==> flow/design.v <==
 `timescale 1ns / 1ps
module TIA(A,  
			Din,  
			Dout,  
			CS_n,  
			CS,  
			R_W_n,  
			RDY,  
			MASTERCLK,  
			BUS_EN,  
			idump_in,  
			Ilatch,  
			HSYNC,  
			HBLANK,  
			VSYNC,  
			VBLANK,  
			COLOROUT,  
			RES_n,  
			audv0,  
			audv1);  
   input [5:0] A;
   input [7:0] Din;
   output [7:0] Dout;
   input [2:0] 	CS_n;
   input 	CS;
   input 	R_W_n;
   output 	RDY;
   input 	MASTERCLK;
   input 	BUS_EN;
   input [1:0] 	Ilatch; 			 
   input [3:0] 	idump_in; 		 
   output 	HSYNC, HBLANK;
   output 	VSYNC, VBLANK;
   output [7:0] COLOROUT;
   input wire	RES_n;
   output reg [3:0] audv0, audv1;
   reg [7:0] 	Dout;
   wire 	HSYNC;
   reg 		VSYNC, VBLANK;
   reg [7:0] 	hCount;
   reg [3:0] 	hCountReset;
   reg clk_30;
   reg [7:0] clk_30_count;
   wire [3:0] Idump;
   wire [1:0] latchedInputsValue;
   reg 	      inputLatchEnabled, inputLatchReset;
   reg [1:0]  latchedInputs;
   always @(posedge MASTERCLK  )  
   begin
		if (~RES_n) begin
			hCount <= 8'd0;
			hCountReset[3:1] <= 3'd0;
			clk_30 <= 0;
			clk_30_count <= 0;
			latchedInputs <= 2'b11;
		end
		else begin
			if (inputLatchReset)
				 latchedInputs <= 2'b11;
			 else
				 latchedInputs <= latchedInputs & Ilatch;
			if (clk_30_count == 57) begin
				 clk_30 <= ~clk_30;
				 clk_30_count <= 0;
			 end else begin
				 clk_30_count <= clk_30_count + 1;
			 end
	 		 if ((hCountReset[3]) ||(hCount == 8'd227))			 
			    hCount <= 8'd0;
			 else
				 hCount <= hCount + 8'd1;
			 hCountReset[3:1] <= hCountReset[2:0];
		end
   end  
   assign HSYNC = (hCount >= 8'd20) && (hCount <  8'd36);
   assign HBLANK = (hCount < 8'd68);
   reg [7:0] player0Pos, r_player0Pos, player1Pos, r_player1Pos, missile0Pos, missile1Pos, ballPos;
   reg [4:0] player0Size, player1Size;
   reg [7:0] player0Color, player1Color, ballColor, pfColor, bgColor;
   reg [3:0] player0Motion, player1Motion, missile0Motion, missile1Motion,
				 ballMotion;
   reg 	     missile0Enable, missile1Enable, ballEnable, R_ballEnable;
   reg [1:0] ballSize;
   reg [19:0] pfGraphic, r_pfGraphic;
   reg [7:0]  player0Graphic, player1Graphic;
   reg [7:0]  R_player0Graphic, R_player1Graphic;
   reg 	      pfReflect, player0Reflect, player1Reflect;
   reg 	      prioCtrl;
   reg 	      pfColorCtrl;
   reg [14:0] collisionLatch;
   reg 	      missile0Lock, missile1Lock;
   reg 	      player0VertDelay, player1VertDelay, ballVertDelay;
   reg [3:0]  audc0, audc1;
   reg [4:0]  audf0, audf1;
   wire [7:0] pixelNum;
	assign pixelNum = (hCount >= 8'd68) ? (hCount - 8'd68) : 8'd227;
   wire [5:0] pfPixelNum;
   wire       pfPixelOn, pfLeftPixelVal, pfRightPixelVal;
   assign pfPixelNum = pixelNum[7:2];							 
   wire [63:0] pfGraphicExt = {44'd0, pfGraphic};	 
   assign pfLeftPixelVal  = pfGraphicExt[pfPixelNum];
   assign pfRightPixelVal = (pfReflect == 1'b0) ? pfGraphicExt[pfPixelNum - 6'd20]:
										pfGraphicExt[6'd39 - pfPixelNum];
   assign pfPixelOn = (pfPixelNum < 6'd20)? pfLeftPixelVal : pfRightPixelVal;
   wire       pl0PixelOn;
   wire [7:0] pl0Mask, pl0MaskDel;
	reg  [7:0] player0Gfx_2clk;							 
	reg        HBLANKdelay;
	assign pl0MaskDel = (player0VertDelay)? R_player0Graphic : player0Gfx_2clk;
   assign pl0Mask = (!player0Reflect)? pl0MaskDel : {pl0MaskDel[0], pl0MaskDel[1],
																	  pl0MaskDel[2], pl0MaskDel[3],
																	  pl0MaskDel[4], pl0MaskDel[5],
																	  pl0MaskDel[6], pl0MaskDel[7]};
	reg [7:0] r1_player0Pos, r2_player0Pos, r3_player0Pos;
	reg [7:0] r1_player1Pos, r2_player1Pos, r3_player1Pos;
	reg pl0Reset, pl1Reset;
	always @ (posedge MASTERCLK)
	if (~RES_n) begin
		r1_player0Pos <= 0; r2_player0Pos <= 0; r3_player0Pos <= 0; r_player0Pos <= 0;
		r1_player1Pos <= 0; r2_player1Pos <= 0; r3_player1Pos <= 0; r_player1Pos <= 0;
		pfGraphic <= 0; player0Gfx_2clk <= 0;
	end
	else if (BUS_EN)
	begin
		r1_player0Pos <= player0Pos;
		r2_player0Pos <= r1_player0Pos;
		r3_player0Pos <= r2_player0Pos;
		r_player0Pos  <= r3_player0Pos;
		r1_player1Pos <= player1Pos;
		r2_player1Pos <= r1_player1Pos;
		r3_player1Pos <= r2_player1Pos;
		r_player1Pos  <= r3_player1Pos;
		pfGraphic     	 <= r_pfGraphic;
		player0Gfx_2clk <= player0Graphic;
	end
	objPlayersPixelOn objpl0 (pixelNum, r_player0Pos, player0Size[2:0], pl0Mask, pl0Reset, pl0PixelOn);
   wire       pl1PixelOn;
   wire [7:0] pl1Mask, pl1MaskDel;
   assign pl1MaskDel = (player1VertDelay)? R_player1Graphic : player1Graphic;
   assign pl1Mask = (!player1Reflect)? pl1MaskDel : {pl1MaskDel[0], pl1MaskDel[1],
																	  pl1MaskDel[2], pl1MaskDel[3],
																	  pl1MaskDel[4], pl1MaskDel[5],
																	  pl1MaskDel[6], pl1MaskDel[7]};
   objPlayersPixelOn objpl1 (pixelNum, r_player1Pos, player1Size[2:0], pl1Mask, pl1Reset, pl1PixelOn);
   wire       mis0PixelOn, mis0PixelOut;
   wire [7:0] mis0ActualPos;
   reg  [7:0] mis0Mask;
   always @*
   begin
		case(player0Size[4:3])
		  2'd0: mis0Mask <= 8'h01;
		  2'd1: mis0Mask <= 8'h03;
		  2'd2: mis0Mask <= 8'h0F;
		  2'd3: mis0Mask <= 8'hFF;
		endcase
   end  
   assign mis0ActualPos = (missile0Lock)? player0Pos : missile0Pos;
   objPixelOn objpix1 (pixelNum, mis0ActualPos, player0Size[2:0], mis0Mask, mis0PixelOut);
   assign mis0PixelOn = mis0PixelOut && missile0Enable;
   wire mis1PixelOn, mis1PixelOut;
   wire [7:0] mis1ActualPos;
   reg [7:0]  mis1Mask;
	always @*
   begin
		case(player1Size[4:3])
		  2'd0: mis1Mask <= 8'h01;
		  2'd1: mis1Mask <= 8'h03;
		  2'd2: mis1Mask <= 8'h0F;
		  2'd3: mis1Mask <= 8'hFF;
		endcase
   end   
   assign mis1ActualPos = (missile1Lock) ? player1Pos : missile1Pos;
   objPixelOn objpix4 (pixelNum, mis1ActualPos, player1Size[2:0], mis1Mask, mis1PixelOut);
   assign mis1PixelOn = mis1PixelOut  & missile1Enable;			 
   wire ballPixelOut, ballPixelOn, ballEnableDel;
   reg [7:0] ballMask  ;
   always @*
   begin
		case(ballSize)
		  2'd0: ballMask <= 8'h01;
		  2'd1: ballMask <= 8'h03;
		  2'd2: ballMask <= 8'h0F;
		  2'd3: ballMask <= 8'hFF;
		endcase
   end  
   objPixelOn objball (pixelNum, ballPos, 3'd0, ballMask, ballPixelOut);
   assign ballEnableDel = ((ballVertDelay)? R_ballEnable : ballEnable);
   assign ballPixelOn = ballPixelOut && ballEnableDel;
   reg [7:0] pfActualColor;
   always @*
   begin
		if (pfColorCtrl)
		begin
	     if (pfPixelNum < 6'd20)
	       pfActualColor <= player0Color;
	     else
	       pfActualColor <= player1Color;
		end
		else
			pfActualColor <= pfColor;
   end  
   reg [7:0] pixelColor;
   assign COLOROUT = (HBLANK || HBLANKdelay) ? 8'b0 : pixelColor;				 
   always @*
   begin
		if (!prioCtrl)
		begin
		  if (pl0PixelOn || mis0PixelOn)
				 pixelColor <= player0Color;
		  else if( ballPixelOn)		 
				 pixelColor <=  pfColor  ;			 
		  else if (pl1PixelOn || mis1PixelOn)
				 pixelColor <= player1Color;
		  else if (pfPixelOn)
				 pixelColor <= pfActualColor;
		  else
				 pixelColor <= bgColor;
		end
		else begin
			if (pfPixelOn)
			  pixelColor <= pfActualColor;
		   else if( ballPixelOn)
				 pixelColor <=  pfColor;
			else if (pl0PixelOn || mis0PixelOn)
			  pixelColor <= player0Color;
		   else if (pl1PixelOn || mis1PixelOn)
			  pixelColor <= player1Color;
		   else if( ballPixelOn)
				 pixelColor <=  pfColor;
			else
			  pixelColor <= bgColor;
		end
   end  
   wire [14:0] collisions;
   reg 	      collisionLatchReset;
   assign collisions = {pl0PixelOn && pl1PixelOn, mis0PixelOn && mis1PixelOn,
								ballPixelOn && pfPixelOn,
								mis1PixelOn && pfPixelOn, mis1PixelOn && ballPixelOn,
								mis0PixelOn && pfPixelOn, mis0PixelOn && ballPixelOn,
								pl1PixelOn && pfPixelOn, pl1PixelOn && ballPixelOn,
								pl0PixelOn && pfPixelOn, pl0PixelOn && ballPixelOn,
								mis1PixelOn && pl0PixelOn, mis1PixelOn && pl1PixelOn,
								mis0PixelOn && pl1PixelOn, mis0PixelOn && pl0PixelOn};
	always @(posedge MASTERCLK)
   begin
		if (~RES_n || collisionLatchReset)
		  collisionLatch <= 15'b000000000000000;
		else
		  collisionLatch <= collisionLatch | collisions;
   end  
   reg wSync, wSyncReset;
   always @(posedge MASTERCLK)
   begin
		if (~RES_n)
			wSync <= 1'b0;
		else if (hCount == 8'd3)
			wSync <= 1'b0;
		else if (wSyncReset && hCount > 8'd5)
			wSync <= 1'b1;
   end  
   assign RDY = ~wSync;
   assign latchedInputsValue = (inputLatchEnabled)? latchedInputs : Ilatch;
   reg inputDumpEnabled;
   assign Idump = (inputDumpEnabled)? 4'b0000 : idump_in;
   always @(posedge MASTERCLK)
   begin
		if (~RES_n) begin
			inputLatchEnabled <= 1'b0;
			inputDumpEnabled <= 1'b0;
			VSYNC <= 1'b0;
			player0Pos <= 8'd0; player1Pos <= 8'd0;
			missile0Pos <= 8'd0; missile1Pos <= 8'd0; ballPos <= 8'd0;
			player0Size <= 5'd0; player1Size <= 5'd0;
			player0Color <= 8'd0; player1Color <= 8'd0; pfColor <= 8'd0; bgColor <= 8'd0;
			pfReflect <= 1'b0; pfColorCtrl <= 1'b0; prioCtrl <= 1'b0; ballSize <= 2'd0;
			player0Reflect <= 1'b0; player1Reflect <= 1'b0;
			r_pfGraphic <= 20'd0;
			audc0 <= 4'd0; audc1 <= 4'd0; audf0 <= 5'd0; audf1 <= 5'd0;
			audv0 <= 4'd0; audv1 <= 4'd0;
			player0Graphic <= 8'd0; player1Graphic <= 8'd0;
			R_player0Graphic <= 8'd0; R_player1Graphic <= 8'd0;
			ballEnable <= 1'b0; R_ballEnable <= 1'b0;
			missile0Enable <= 1'b0; missile1Enable <= 1'b0;
			player0Motion <= 4'd0; player1Motion <= 4'd0; missile0Motion <= 4'd0;
			missile1Motion <= 4'd0; ballMotion <= 4'd0;
			player0VertDelay <= 1'b0; player1VertDelay <= 1'b0; ballVertDelay <= 1'b0;
			missile0Lock <= 1'b0; missile1Lock <= 1'b0;
			inputLatchReset <= 1'b0;
			collisionLatchReset <= 1'b0;
			hCountReset[0] <= 1'b0;
			wSyncReset <= 1'b0;
			Dout <= 8'b00000000;
			VBLANK <= 0;
			pl0Reset <= 0;
			pl1Reset <= 0;
			HBLANKdelay <= 0;
		end
		else if (!BUS_EN) begin
		end
		else if (CS && !CS_n) begin
			inputLatchReset <= ({R_W_n, A[5:0]} == 7'h01 && Din[6] && !inputLatchEnabled);
			collisionLatchReset <= ({R_W_n, A[5:0]} == 7'h2C);
			hCountReset[0] <= ({R_W_n, A[5:0]} == 7'h03);
			wSyncReset <= ({R_W_n, A[5:0]} == 7'h02) && !wSync;
			case({R_W_n, A[5:0]})
			  7'h70: 	Dout <= {collisionLatch[1:0],6'b000000};
			  7'h71: 	Dout <= {collisionLatch[3:2],6'b000000};
			  7'h72: 	Dout <= {collisionLatch[5:4],6'b000000};
			  7'h73: 	Dout <= {collisionLatch[7:6],6'b000000};
			  7'h74: 	Dout <= {collisionLatch[9:8],6'b000000};
			  7'h75: 	Dout <= {collisionLatch[11:10],6'b000000};
			  7'h76: 	Dout <= {collisionLatch[12],7'b0000000};
			  7'h77: 	Dout <= {collisionLatch[14:13],6'b000000};
			  7'h78: 	Dout <= {Idump[0], 7'b0000000};
			  7'h79: 	Dout <= {Idump[1], 7'b0000000};
			  7'h7A: 	Dout <= {Idump[2], 7'b0000000};
			  7'h7B: 	Dout <= {Idump[3], 7'b0000000};
			  7'h7C: 	Dout <= {latchedInputsValue[0], 7'b0000000};
			  7'h7D: 	Dout <= {latchedInputsValue[1], 7'b0000000};
			  7'h00: VSYNC <= Din[1];
			  7'h01: begin
					inputLatchEnabled <= Din[6];
					inputDumpEnabled <= Din[7];
					VBLANK <= Din[1];
			  end
			  7'h02:	begin
			  		pl0Reset <= 0;
					pl1Reset <= 0;
				end
			  7'h03:;
			  7'h04: player0Size <= {Din[5:4],Din[2:0]};
			  7'h05: player1Size <= {Din[5:4],Din[2:0]};
			  7'h06: player0Color <= Din;
			  7'h07: player1Color <= Din;
			  7'h08: pfColor <= Din;
			  7'h09: bgColor <= Din;
			  7'h0A: begin
					pfReflect <= Din[0];
					pfColorCtrl <= Din[1];
					prioCtrl <= Din[2];
					ballSize <= Din[5:4];
			  end
			  7'h0B: player0Reflect <= Din[3];
			  7'h0C: player1Reflect <= Din[3];
			  7'h0D: r_pfGraphic[3:0] <= Din[7:4];    
			  7'h0E: r_pfGraphic[11:4] <= {Din[0], Din[1], Din[2], Din[3], Din[4], Din[5], Din[6], Din[7]};  
			  7'h0F: r_pfGraphic[19:12] <= Din[7:0];   
			  7'h10:
			   begin
						player0Pos <= pixelNum + 2;   	 
						if( hCount <  8'd68)					 
						   player0Pos <= 0;
						pl0Reset <= 1;
			   end
			  7'h11:
			   begin
						player1Pos <= pixelNum + 2;		 
						if( hCount <  8'd68)					 
						   player1Pos <= 0;
						pl1Reset <= 1;
			   end
			  7'h12: missile0Pos <= pixelNum + 1;
			  7'h13: missile1Pos <= pixelNum + 1;
			  7'h14:
			   begin
					ballPos <= pixelNum   - 1 +  1;					 
					if( hCount <  8'd68)				 
						ballPos <= hCount - 8'd68 + 8'd2;
				end
			  7'h15: audc0 <= Din[3:0];
			  7'h16: audc1 <= Din[3:0];
			  7'h17: audf0 <= Din[4:0];
			  7'h18: audf1 <= Din[4:0];
			  7'h19: audv0 <= Din[3:0];
			  7'h1A: audv1 <= Din[3:0];
			  7'h1B: begin
					player0Graphic <= {Din[0], Din[1], Din[2], Din[3],
										  	 Din[4], Din[5], Din[6], Din[7]};
					R_player1Graphic <= player1Graphic;
			  end
			  7'h1C: begin
					player1Graphic <= {Din[0], Din[1], Din[2], Din[3],
											 Din[4], Din[5], Din[6], Din[7]};
					R_player0Graphic <= player0Graphic;
					R_ballEnable <= ballEnable;
			  end
			  7'h1D: missile0Enable <= Din[1];
			  7'h1E: missile1Enable <= Din[1];
			  7'h1F: ballEnable <= Din[1];
			  7'h20: player0Motion <= Din[7:4];
			  7'h21: player1Motion <= Din[7:4];
			  7'h22: missile0Motion <= Din[7:4];
			  7'h23: missile1Motion <= Din[7:4];
			  7'h24: ballMotion <= Din[7:4];
			  7'h25: player0VertDelay <= Din[0];
			  7'h26: player1VertDelay <= Din[0];
			  7'h27: ballVertDelay <= Din[0];
			  7'h28: missile0Lock <= Din[1];
			  7'h29: missile1Lock <= Din[1];
			  7'h2A: begin
					player0Pos <= player0Pos - {{4{player0Motion[3]}}, player0Motion[3:0]};
					player1Pos <= player1Pos - {{4{player1Motion[3]}},	player1Motion[3:0]};
					missile0Pos <= missile0Pos - {{4{missile0Motion[3]}},	missile0Motion[3:0]};
					missile1Pos <= missile1Pos - {{4{missile1Motion[3]}},	missile1Motion[3:0]};
					ballPos <= ballPos - {{4{ballMotion[3]}},ballMotion[3:0]};
					if( ballPos - {{4{ballMotion[3]}},ballMotion[3:0]} >= 8'd227)
						ballPos <= 0;
					if( HBLANK) begin
						HBLANKdelay <= 1;
					end
			  end
			  7'h2B: begin
					player0Motion <= 0;  
					player1Motion <= 0;  
					missile0Motion <= 0;  
					missile1Motion <= 0;  
					ballMotion <= 0;  
			  end
			  7'h2C:;
			  default: Dout <= 8'b00000000;
			endcase
		end  
		else begin
			inputLatchReset <= 1'b0;
			collisionLatchReset <= 1'b0;
			hCountReset[0] <= 1'b0;
			wSyncReset <= 1'b0;
			Dout <= 8'b00000000;
			if( HBLANK) begin
				pl0Reset <= 0;
				pl1Reset <= 0;
			end
			if( hCount >= (8'd68 + 8'd7)) HBLANKdelay <= 0;
		end
  end  
endmodule
module objPixelOn(pixelNum, objPos, objSize, objMask, pixelOn);
   input [7:0] pixelNum, objPos, objMask;
   input [2:0] objSize;
   output      pixelOn;
   wire [7:0]  objIndex;
   wire [8:0]  objByteIndex;
   wire        objMaskOn, objPosOn;
   reg 	       objSizeOn;
   reg [2:0]   objMaskSel;
	assign objIndex = pixelNum - objPos - 8'd1;
   assign objByteIndex = 9'b1 << (objIndex[7:3]);
   always @*
   begin
		case (objSize)
		  3'd0: objSizeOn <= (objByteIndex & 9'b00000001) != 0;
		  3'd1: objSizeOn <= (objByteIndex & 9'b00000101) != 0;		 
		  3'd2: objSizeOn <= (objByteIndex & 9'b00010001) != 0;
		  3'd3: objSizeOn <= (objByteIndex & 9'b00010101) != 0;
		  3'd4: objSizeOn <= (objByteIndex & 9'b10000001) != 0;
		  3'd5: objSizeOn <= (objByteIndex & 9'b00000011) != 0;
		  3'd6: objSizeOn <= (objByteIndex &  9'b100010001) != 0;		 
		  3'd7: objSizeOn <= (objByteIndex & 9'b00001111) != 0;
		endcase
   end  
   always @*
   begin
		case (objSize)
		  3'd5: objMaskSel <= objIndex[3:1];
		  3'd7: objMaskSel <= objIndex[4:2];
		  default: objMaskSel <= objIndex[2:0];
		endcase
   end  
   assign objMaskOn = objMask[objMaskSel];
   assign objPosOn = (pixelNum > objPos) && ({1'b0, pixelNum} <= {1'b0, objPos} + 9'd72);
   assign pixelOn = objSizeOn && objMaskOn && objPosOn;
endmodule
module objPlayersPixelOn(pixelNum, objPos, objSize, objMask, plReset, pixelOn);
   input [7:0] pixelNum, objPos, objMask;
   input [2:0] objSize;
	input  		plReset;
   output      pixelOn;
   wire [7:0]  objIndex;
   wire [8:0]  objByteIndex;
   wire        objMaskOn, objPosOn;
   reg 	       objSizeOn;
   reg [2:0]   objMaskSel;
	assign objIndex = pixelNum - objPos - 8'd1;
   assign objByteIndex = 9'b1 << (objIndex[7:3]);
   always @*
   begin
		case (objSize)
		  3'd0: objSizeOn <= (objByteIndex & 9'b00000001 & ~plReset) != 0;
		  3'd1: objSizeOn <= (plReset) ? ((objByteIndex & 9'b00000100) != 0) : ((objByteIndex & 9'b0000101) != 0);
		  3'd2: objSizeOn <= (plReset) ? ((objByteIndex & 9'b00010000) != 0) : ((objByteIndex & 9'b00010001) != 0);
		  3'd3: objSizeOn <= (plReset) ? ((objByteIndex & 9'b00010100) != 0) : ((objByteIndex & 9'b00010101) != 0);
		  3'd4: objSizeOn <= (objByteIndex & 9'b10000001 & ~plReset) != 0;
		  3'd5: objSizeOn <= (objByteIndex & 9'b00000011 & ~plReset) != 0;
		  3'd6: objSizeOn <= (plReset) ? ((objByteIndex &  9'b100010000) != 0) : ((objByteIndex &  9'b100010001) != 0);
		  3'd7: objSizeOn <= (objByteIndex & 9'b00001111 & ~plReset) != 0;
		endcase
   end  
   always @*
   begin
		case (objSize)
		  3'd5: objMaskSel <= objIndex[3:1];
		  3'd7: objMaskSel <= objIndex[4:2];
		  default: objMaskSel <= objIndex[2:0];
		endcase
   end  
   assign objMaskOn = objMask[objMaskSel];
   assign objPosOn = (pixelNum > objPos) && ({1'b0, pixelNum} <= {1'b0, objPos} + 9'd72);
   assign pixelOn = objSizeOn && objMaskOn && objPosOn;
endmodule
# Step by step through the tools: TIA
# Module TIA before and after one edit of its RTL, step after step.
# Lines under "before" count in the file above, lines under "after" in the edited file.
# "change": "after" minus "before" as printed here. "change_rel_pct": 100 x difference / "before".
# Operators: Yosys type, input widths -> output width; for muxes data width and select width s.
# Cell names lack the library's common part.
# A cell with -- has no value.
[inputs] design="TIA" clock_port="MASTERCLK" library="sky130hd" corner="tt_025C_1v80"

# Edit of the RTL
# The edit as a unified diff against the file above.
# The edited RTL no longer does the same as the RTL above: the edit was made by script, with no optimisation intended.
# begin of diff
@@ -2,5 +2,5 @@
 module TIA(A,  
 			Din,  
-			Dout,  
+			Dout_ext,  
 			CS_n,  
 			CS,  
@@ -21,5 +21,5 @@
    input [5:0] A;
    input [7:0] Din;
-   output [7:0] Dout;
+   output [7:0] Dout_ext;
    input [2:0] 	CS_n;
    input 	CS;
@@ -36,4 +36,7 @@
    output reg [3:0] audv0, audv1;
    reg [7:0] 	Dout;
+   reg [7:0] Dout_s1;
+   always @(posedge MASTERCLK) Dout_s1 <= Dout;
+   assign Dout_ext = Dout_s1;
    wire 	HSYNC;
    reg 		VSYNC, VBLANK;
# end of diff

# Word level
# Source: Yosys, flattened and elaborated, memories not mapped. Widths are those after wreduce. Registers that Yosys merges into a memory's read port (data or address) are not register bits. Print and check cells do not count. Equal cells are merged and count once.
[bits] element="wordCells" before=443 after=444 change=1 change_rel_pct=0.23
[bits] element="regBits" before=318 after=326 change=8 change_rel_pct=2.52
[bits] element="output_inout_bits" before=29 after=29 change=0 change_rel_pct=0.00
[classes] element="reduce_logical" before=142 after=142 change=0 change_rel_pct=0.00
[classes] element="n_mux" before=71 after=71 change=0 change_rel_pct=0.00
[classes] element="bitwise" before=15 after=15 change=0 change_rel_pct=0.00
[classes] element="n_shift" before=13 after=13 change=0 change_rel_pct=0.00
[classes] element="eq_ne" before=88 after=88 change=0 change_rel_pct=0.00
[classes] element="n_cmp" before=18 after=18 change=0 change_rel_pct=0.00
[classes] element="addsub" before=29 after=29 change=0 change_rel_pct=0.00
# Operator kinds equal on both sides are left out: 71.

# Logic depth
# Depth = most cells in a row (Yosys ltp): at word level without a register or memory, in the mapped netlist without a sequential cell, where the memories' decode and read muxes count.
[logic_depth] element="word_depth" before=17 after=17 change=0 change_rel_pct=0.00
[logic_depth] element="abc_area" before="0" after="0"
[logic_depth] element="depth_mapped" before=26 after=28 change=2 change_rel_pct=7.69
[logic_depth] element="mapped_depth_nobuf" before=21 after=21 change=0 change_rel_pct=0.00

# Synthesis result
# The flow's flattened synthesis, as Yosys stat reports it; memories are mapped. The netlist is that of the ABC_AREA named above (0 if unset); the other value can give another one.
[synth_totals] element="ff_cells" before=312 after=314 change=2 change_rel_pct=0.64
[synth_totals] element="yosys_area_um2" before=21738.3 after=21455.6 change=-282.7 change_rel_pct=-1.30
[synth_totals] element="mapped_cells" before=2655 after=2580 change=-75 change_rel_pct=-2.82
[by_type] cell="nand2_1" before=348 after=292 change=-56 change_rel_pct=-16.09
[by_type] cell="nor2_1" before=149 after=122 change=-27 change_rel_pct=-18.12
[by_type] cell="nand3_1" before=83 after=110 change=27 change_rel_pct=32.53
[by_type] cell="o21ai_0" before=81 after=101 change=20 change_rel_pct=24.69
[by_type] cell="inv_1" before=119 after=103 change=-16 change_rel_pct=-13.45
[by_type] cell="mux2i_1" before=160 after=174 change=14 change_rel_pct=8.75
[by_type] cell="o211a_1" before=38 after=25 change=-13 change_rel_pct=-34.21
[by_type] cell="a31oi_1" before=36 after=23 change=-13 change_rel_pct=-36.11
[by_type] cell="xor2_1" before=22 after=34 change=12 change_rel_pct=54.55
[by_type] cell="xnor2_1" before=82 after=71 change=-11 change_rel_pct=-13.41
[by_type] cell="nand4_1" before=28 after=17 change=-11 change_rel_pct=-39.29
[by_type] cell="o2111ai_1" before=1 after=11 change=10 change_rel_pct=1000.00
[by_type] cell="a21boi_0" before=113 after=104 change=-9 change_rel_pct=-7.96
[by_type] cell="a21oi_1" before=114 after=106 change=-8 change_rel_pct=-7.02
[by_type] cell="a21o_1" before=41 after=33 change=-8 change_rel_pct=-19.51
[by_type] cell="o311ai_0" before=13 after=6 change=-7 change_rel_pct=-53.85
[by_type] cell="buf_2" before=9 after=16 change=7 change_rel_pct=77.78
[by_type] cell="o31a_1" before=4 after=11 change=7 change_rel_pct=175.00
# Cell types equal on both sides are left out: 19.
# Not every row of either side is listed.
# The figures by module come from a second, unflattened synthesis with its own total; it is not the netlist above.
[hier_totals] element="hier_cells" before=2635 after=2682 change=47 change_rel_pct=1.78
[hier_totals] element="area_unflattened_um2" before=21578.2 after=21116.5 change=-461.7 change_rel_pct=-2.14
# Each row is one instance without its submodules.
[modules_before] mod="TIA" seq_area_um2=6246.0 mod_area_um2=16564.6 n_cells=1940 n_inst=1
[modules_before] mod="objPixelOn" seq_area_um2=0.0 mod_area_um2=974.7 n_cells=133 n_inst=3
[modules_before] mod="objPlayersPixelOn" seq_area_um2=0.0 mod_area_um2=1044.8 n_cells=148 n_inst=2
[modules_after] mod="TIA" seq_area_um2=6286.0 mod_area_um2=16102.9 n_cells=1987 n_inst=1
[modules_after] mod="objPixelOn" seq_area_um2=0.0 mod_area_um2=974.7 n_cells=133 n_inst=3
[modules_after] mod="objPlayersPixelOn" seq_area_um2=0.0 mod_area_um2=1044.8 n_cells=148 n_inst=2

# Path before layout
# Source: OpenSTA report_checks on the synthesized netlist (no wires, ideal clock, input and output delay 20% of the period each), path of least setup slack; recovery checks are left aside. Register names are those of the netlist, which keeps one name where synthesis merged equal registers.
[synth_timing] element="path_kind" before="register -> output" after="register -> output"
[synth_timing] element="startpoint" before="reg hCount[1]" after="reg hCount[1]"
[synth_timing] element="endpoint" before="out COLOROUT[6]" after="out COLOROUT[0]"
[synth_timing] element="slack_ps" before=4243 after=3665 change=-578
[synth_timing] element="tclk_ps" before=12000 after=12000 change=0 change_rel_pct=0.00
[synth_timing] element="arrival_ps" before=5357 after=5935 change=578 change_rel_pct=10.79
[synth_timing] element="launch_ps" before=0 after=0 change=0
[synth_timing] element="stages" before=26 after=28 change=2 change_rel_pct=7.69
[synth_timing] element="delay_ps" before=5357 after=5935 change=578 change_rel_pct=10.79
[synth_timing] element="output_delay_ps" before=2400 after=2400 change=0 change_rel_pct=0.00
[synth_timing] element="period_less_setup_slack_ps" before=7757 after=8335 change=578 change_rel_pct=7.45
# "delay_ps" is the arrival time less input delay plus setup time.
# At an output port there is no setup time.
# "stages": output pins that drive a net of the path, with the launching flip-flop's if there is one; two outputs of one cell count as two.
# "period_less_setup_slack_ps" is the clock period less the worst setup slack; recovery checks do not enter. This is arithmetic on one report: input and output delays are still those of the set period (20% each).
# Between the ends stands the longest chain of elaborated cells between them, by number of cells; it is not shown to be the way that was timed. Of several equally long chains one is given.
# Each line given opens the expression or statement behind the cell; cells for indexed reads and writes are added by Yosys, which also makes memories of some case tables.
# A register here has more assigning lines than the two given.
[synth_via_before] cell_sequence="dfxtp_1 > inv_1 > clkbuf_1 > ha_1 > and2_1 > a221oi_2 > buf_2 > buf_2 > nor2_1 > inv_1 > ha_1 > ha_1 > nand2b_1 > a211oi_1 > a21oi_1 > o21ai_1 > o21ai_1 > xnor2_1 > a211o_1 > a31oi_1 > o31a_4 > or2_1 > buf_6 > buf_6 > a311o_1 > a21oi_1" elab_chain_cells=17 cells_between=133 classes_between="13 x add/sub; 13 x compare; 13 x shift; 31 x mux; 9 x logic; 54 x reduce/logical"
[synth_lines_before] element="start, declared" line_no=40 text="reg [7:0] hCount;"
[synth_lines_before] element="start, assigned" line_no=51 text="hCount <= 8'd0;"
[synth_lines_before] element="start, assigned" line_no=71 text="hCount <= hCount + 8'd1;"
[synth_lines_before] element="$ge 8x7->1" line_no=96 text="assign pixelNum = (hCount >= 8'd68) ? (hCount - 8'd68) : 8'd227;"
[synth_lines_before] element="$mux 8" line_no=96
[synth_lines_before] element="$sub 8x8->8" line_no=483 text="assign objIndex = pixelNum - objPos - 8'd1;"
[synth_lines_before] element="$sub 8x1->8" line_no=483
[synth_lines_before] element="$shl 1x5->9" line_no=484 text="assign objByteIndex = 9'b1 << (objIndex[7:3]);"
[synth_lines_before] element="$and 4x32->32" line_no=495 text="3'd7: objSizeOn <= (objByteIndex & 9'b00001111 & ~plReset) != 0;"
[synth_lines_before] element="$reduce_bool 32->1" line_no=495
[synth_lines_before] element="[3 not listed]"
[synth_lines_before] element="$logic_or 1x1->1" line_no=226 text="else if (pl1PixelOn || mis1PixelOn)"
[synth_lines_before] element="$mux 8" line_no=226
[synth_lines_before] element="$mux 8" line_no=224 text="else if (pl0PixelOn || mis0PixelOn)"
[synth_lines_before] element="$mux 8" line_no=222 text="else if( ballPixelOn)"
[synth_lines_before] element="$mux 8" line_no=220 text="if (pfPixelOn)"
[synth_lines_before] element="$mux 8" line_no=206 text="if (!prioCtrl)"
[synth_lines_before] element="$mux 8" line_no=203 text="assign COLOROUT = (HBLANK || HBLANKdelay) ? 8'b0 : pixelColor;"
[synth_lines_before] element="end, declared" line_no=34 text="output [7:0] COLOROUT;"
[synth_via_after] cell_sequence="dfxtp_1 > clkbuf_1 > clkbuf_1 > inv_1 > ha_1 > and4b_1 > a221oi_2 > buf_4 > buf_4 > buf_2 > nor2_1 > inv_1 > ha_1 > ha_1 > or2_2 > o32ai_1 > nor4_1 > a2111oi_2 > xor2_1 > nand2_1 > or4b_1 > a21oi_1 > and4_1 > buf_4 > o21ai_1 > o21ai_2 > a22oi_1 > a32oi_1" elab_chain_cells=17 cells_between=133 classes_between="13 x add/sub; 13 x compare; 13 x shift; 31 x mux; 9 x logic; 54 x reduce/logical"
[synth_lines_after] element="start, declared" line_no=43 text="reg [7:0] hCount;"
[synth_lines_after] element="start, assigned" line_no=54 text="hCount <= 8'd0;"
[synth_lines_after] element="start, assigned" line_no=74 text="hCount <= hCount + 8'd1;"
[synth_lines_after] element="$ge 8x7->1" line_no=99 text="assign pixelNum = (hCount >= 8'd68) ? (hCount - 8'd68) : 8'd227;"
[synth_lines_after] element="$mux 8" line_no=99
[synth_lines_after] element="$sub 8x8->8" line_no=486 text="assign objIndex = pixelNum - objPos - 8'd1;"
[synth_lines_after] element="$sub 8x1->8" line_no=486
[synth_lines_after] element="$shl 1x5->9" line_no=487 text="assign objByteIndex = 9'b1 << (objIndex[7:3]);"
[synth_lines_after] element="$and 4x32->32" line_no=498 text="3'd7: objSizeOn <= (objByteIndex & 9'b00001111 & ~plReset) != 0;"
[synth_lines_after] element="$reduce_bool 32->1" line_no=498
[synth_lines_after] element="[3 not listed]"
[synth_lines_after] element="$logic_or 1x1->1" line_no=229 text="else if (pl1PixelOn || mis1PixelOn)"
[synth_lines_after] element="$mux 8" line_no=229
[synth_lines_after] element="$mux 8" line_no=227 text="else if (pl0PixelOn || mis0PixelOn)"
[synth_lines_after] element="$mux 8" line_no=225 text="else if( ballPixelOn)"
[synth_lines_after] element="$mux 8" line_no=223 text="if (pfPixelOn)"
[synth_lines_after] element="$mux 8" line_no=209 text="if (!prioCtrl)"
[synth_lines_after] element="$mux 8" line_no=206 text="assign COLOROUT = (HBLANK || HBLANKdelay) ? 8'b0 : pixelColor;"
[synth_lines_after] element="end, declared" line_no=34 text="output [7:0] COLOROUT;"

# Worst path after layout
# From the final timing report of each run of pair 1: the path of least setup slack in the routed layout; clock arrival at registers is part of the times.
# The path's times are printed in steps of 10 ps; the period is the one set.
[layout_timing] element="path_kind" before="register -> output" after="register -> output"
[layout_timing] element="startpoint" before="reg hCount[2]" after="reg hCount[2]"
[layout_timing] element="endpoint" before="out COLOROUT[3]" after="out COLOROUT[4]"
[layout_timing] element="stages" before=24 after=23 change=-1 change_rel_pct=-4.17
[layout_timing] element="launch_ps" before=550 after=570 change=20 change_rel_pct=3.64
[layout_timing] element="output_delay_ps" before=2400 after=2400 change=0 change_rel_pct=0.00
[layout_timing] element="arrival_ps" before=8300 after=8810 change=510 change_rel_pct=6.14
[layout_timing] element="tclk_ps" before=12000 after=12000 change=0 change_rel_pct=0.00
[layout_timing] element="slack_ps" before=1300 after=790 change=-510
# Between the ends stands the longest chain of elaborated cells between them, by number of cells; it is not shown to be the way that was timed. Of several equally long chains one is given.
# A register here has more assigning lines than the two given.
[layout_via_before] cell_sequence="dfxtp_1 > buf_4 > clkinv_1 > ha_1 > or3b_4 > a221oi_2 > buf_4 > nor2_1 > inv_1 > ha_1 > ha_1 > o21ai_0 > a31oi_1 > a221o_1 > nor3_2 > nand2_1 > o41ai_1 > nand4_1 > a211oi_4 > or2_1 > a32oi_1 > o211a_1 > o21ai_1 > clkdlybuf4s50_1" elab_chain_cells=17 cells_between=133 classes_between="13 x add/sub; 13 x compare; 13 x shift; 31 x mux; 9 x logic; 54 x reduce/logical"
[layout_lines_before] element="start, declared" line_no=40 text="reg [7:0] hCount;"
[layout_lines_before] element="start, assigned" line_no=51 text="hCount <= 8'd0;"
[layout_lines_before] element="start, assigned" line_no=71 text="hCount <= hCount + 8'd1;"
[layout_lines_before] element="$ge 8x7->1" line_no=96 text="assign pixelNum = (hCount >= 8'd68) ? (hCount - 8'd68) : 8'd227;"
[layout_lines_before] element="$mux 8" line_no=96
[layout_lines_before] element="$sub 8x8->8" line_no=483 text="assign objIndex = pixelNum - objPos - 8'd1;"
[layout_lines_before] element="$sub 8x1->8" line_no=483
[layout_lines_before] element="$shl 1x5->9" line_no=484 text="assign objByteIndex = 9'b1 << (objIndex[7:3]);"
[layout_lines_before] element="$and 4x32->32" line_no=495 text="3'd7: objSizeOn <= (objByteIndex & 9'b00001111 & ~plReset) != 0;"
[layout_lines_before] element="$reduce_bool 32->1" line_no=495
[layout_lines_before] element="[3 not listed]"
[layout_lines_before] element="$logic_or 1x1->1" line_no=226 text="else if (pl1PixelOn || mis1PixelOn)"
[layout_lines_before] element="$mux 8" line_no=226
[layout_lines_before] element="$mux 8" line_no=224 text="else if (pl0PixelOn || mis0PixelOn)"
[layout_lines_before] element="$mux 8" line_no=222 text="else if( ballPixelOn)"
[layout_lines_before] element="$mux 8" line_no=220 text="if (pfPixelOn)"
[layout_lines_before] element="$mux 8" line_no=206 text="if (!prioCtrl)"
[layout_lines_before] element="$mux 8" line_no=203 text="assign COLOROUT = (HBLANK || HBLANKdelay) ? 8'b0 : pixelColor;"
[layout_lines_before] element="end, declared" line_no=34 text="output [7:0] COLOROUT;"
[layout_via_after] cell_sequence="dfxtp_1 > inv_2 > ha_1 > or3b_4 > a221oi_2 > nor2_1 > inv_1 > ha_1 > ha_1 > or2_2 > o32ai_1 > nor4_1 > a2111oi_2 > xor2_1 > nand2_1 > or4b_1 > a21oi_1 > and4_1 > or3_1 > nor3_2 > o21ai_0 > a32oi_1 > clkdlybuf4s50_1" elab_chain_cells=17 cells_between=133 classes_between="13 x add/sub; 13 x compare; 13 x shift; 31 x mux; 9 x logic; 54 x reduce/logical"
[layout_lines_after] element="start, declared" line_no=43 text="reg [7:0] hCount;"
[layout_lines_after] element="start, assigned" line_no=54 text="hCount <= 8'd0;"
[layout_lines_after] element="start, assigned" line_no=74 text="hCount <= hCount + 8'd1;"
[layout_lines_after] element="$ge 8x7->1" line_no=99 text="assign pixelNum = (hCount >= 8'd68) ? (hCount - 8'd68) : 8'd227;"
[layout_lines_after] element="$mux 8" line_no=99
[layout_lines_after] element="$sub 8x8->8" line_no=486 text="assign objIndex = pixelNum - objPos - 8'd1;"
[layout_lines_after] element="$sub 8x1->8" line_no=486
[layout_lines_after] element="$shl 1x5->9" line_no=487 text="assign objByteIndex = 9'b1 << (objIndex[7:3]);"
[layout_lines_after] element="$and 4x32->32" line_no=498 text="3'd7: objSizeOn <= (objByteIndex & 9'b00001111 & ~plReset) != 0;"
[layout_lines_after] element="$reduce_bool 32->1" line_no=498
[layout_lines_after] element="[3 not listed]"
[layout_lines_after] element="$logic_or 1x1->1" line_no=229 text="else if (pl1PixelOn || mis1PixelOn)"
[layout_lines_after] element="$mux 8" line_no=229
[layout_lines_after] element="$mux 8" line_no=227 text="else if (pl0PixelOn || mis0PixelOn)"
[layout_lines_after] element="$mux 8" line_no=225 text="else if( ballPixelOn)"
[layout_lines_after] element="$mux 8" line_no=223 text="if (pfPixelOn)"
[layout_lines_after] element="$mux 8" line_no=209 text="if (!prioCtrl)"
[layout_lines_after] element="$mux 8" line_no=206 text="assign COLOROUT = (HBLANK || HBLANKdelay) ? 8'b0 : pixelColor;"
[layout_lines_after] element="end, declared" line_no=34 text="output [7:0] COLOROUT;"

# Flow runs
# Runs of the flow (Yosys, OpenROAD) on both versions; the two runs of a pair have the same settings. The constraints put input and output delay at 20% of the set period each and load the outputs with 0.01 pF.
[flow_settings_pair_1] CORE_UTILIZATION=40 PLACE_DENSITY=0.6 period_ns=12.0 CAP_MARGIN=20 CORE_MARGIN=2 SLEW_MARGIN=20
[measured_pair_1] element="power_total_mw" before=2.323 after=2.386 change=0.063 change_rel_pct=2.71
[measured_pair_1] element="holdWs_ps" before=430 after=351 change=-79
[measured_pair_1] element="die_um2" before=56225.9 after=55507.4 change=-718.5 change_rel_pct=-1.28
[measured_pair_1] element="post_synth_area_um2" before=21738.3 after=21455.6 change=-282.7 change_rel_pct=-1.30
[measured_pair_1] element="finalCellArea_um2" before=23968.0 after=23810.3 change=-157.7 change_rel_pct=-0.66
[measured_pair_1] element="clock_period_reached_ps" before=10701 after=11211 change=510 change_rel_pct=4.77
[measured_pair_1] element="setupTns_ps" before=0 after=0 change=0
[measured_pair_1] element="post_route_util_frac" before=0.445 after=0.451 change=0.006
[measured_pair_1] element="setup_worst_slack_ps" before=1299 after=789 change=-510
[flow_settings_pair_2] CORE_UTILIZATION=49 CTS_CLUSTER_DIAMETER=193 GPL_ROUTABILITY_DRIVEN=1 MAX_ROUTING_LAYER="met5" PLACE_DENSITY=0.53 TNS_END_PERCENT=70 period_ns=8.3 CAP_MARGIN=20 CORE_MARGIN=2 SLEW_MARGIN=20
[measured_pair_2] element="power_total_mw" before=3.503 after=3.294 change=-0.209 change_rel_pct=-5.97
[measured_pair_2] element="holdWs_ps" before=429 after=385 change=-44
[measured_pair_2] element="die_um2" before=46063.9 after=45477.7 change=-586.2 change_rel_pct=-1.27
[measured_pair_2] element="post_synth_area_um2" before=21738.3 after=21455.6 change=-282.7 change_rel_pct=-1.30
[measured_pair_2] element="finalCellArea_um2" before=24288.3 after=24155.7 change=-132.6 change_rel_pct=-0.55
[measured_pair_2] element="clock_period_reached_ps" before=8067 after=8122 change=55 change_rel_pct=0.68
[measured_pair_2] element="setupTns_ps" before=0 after=0 change=0
[measured_pair_2] element="post_route_util_frac" before=0.552 after=0.56 change=0.008
[measured_pair_2] element="setup_worst_slack_ps" before=233 after=178 change=-55
# "clock_period_reached_ps": clock period set for the run, less the worst setup slack. It is reckoned from that one timing run; input and output delays stay at 20% of the period that was set.
# "power_total_mw" is the tool's figure for a default switching activity; nothing was simulated.
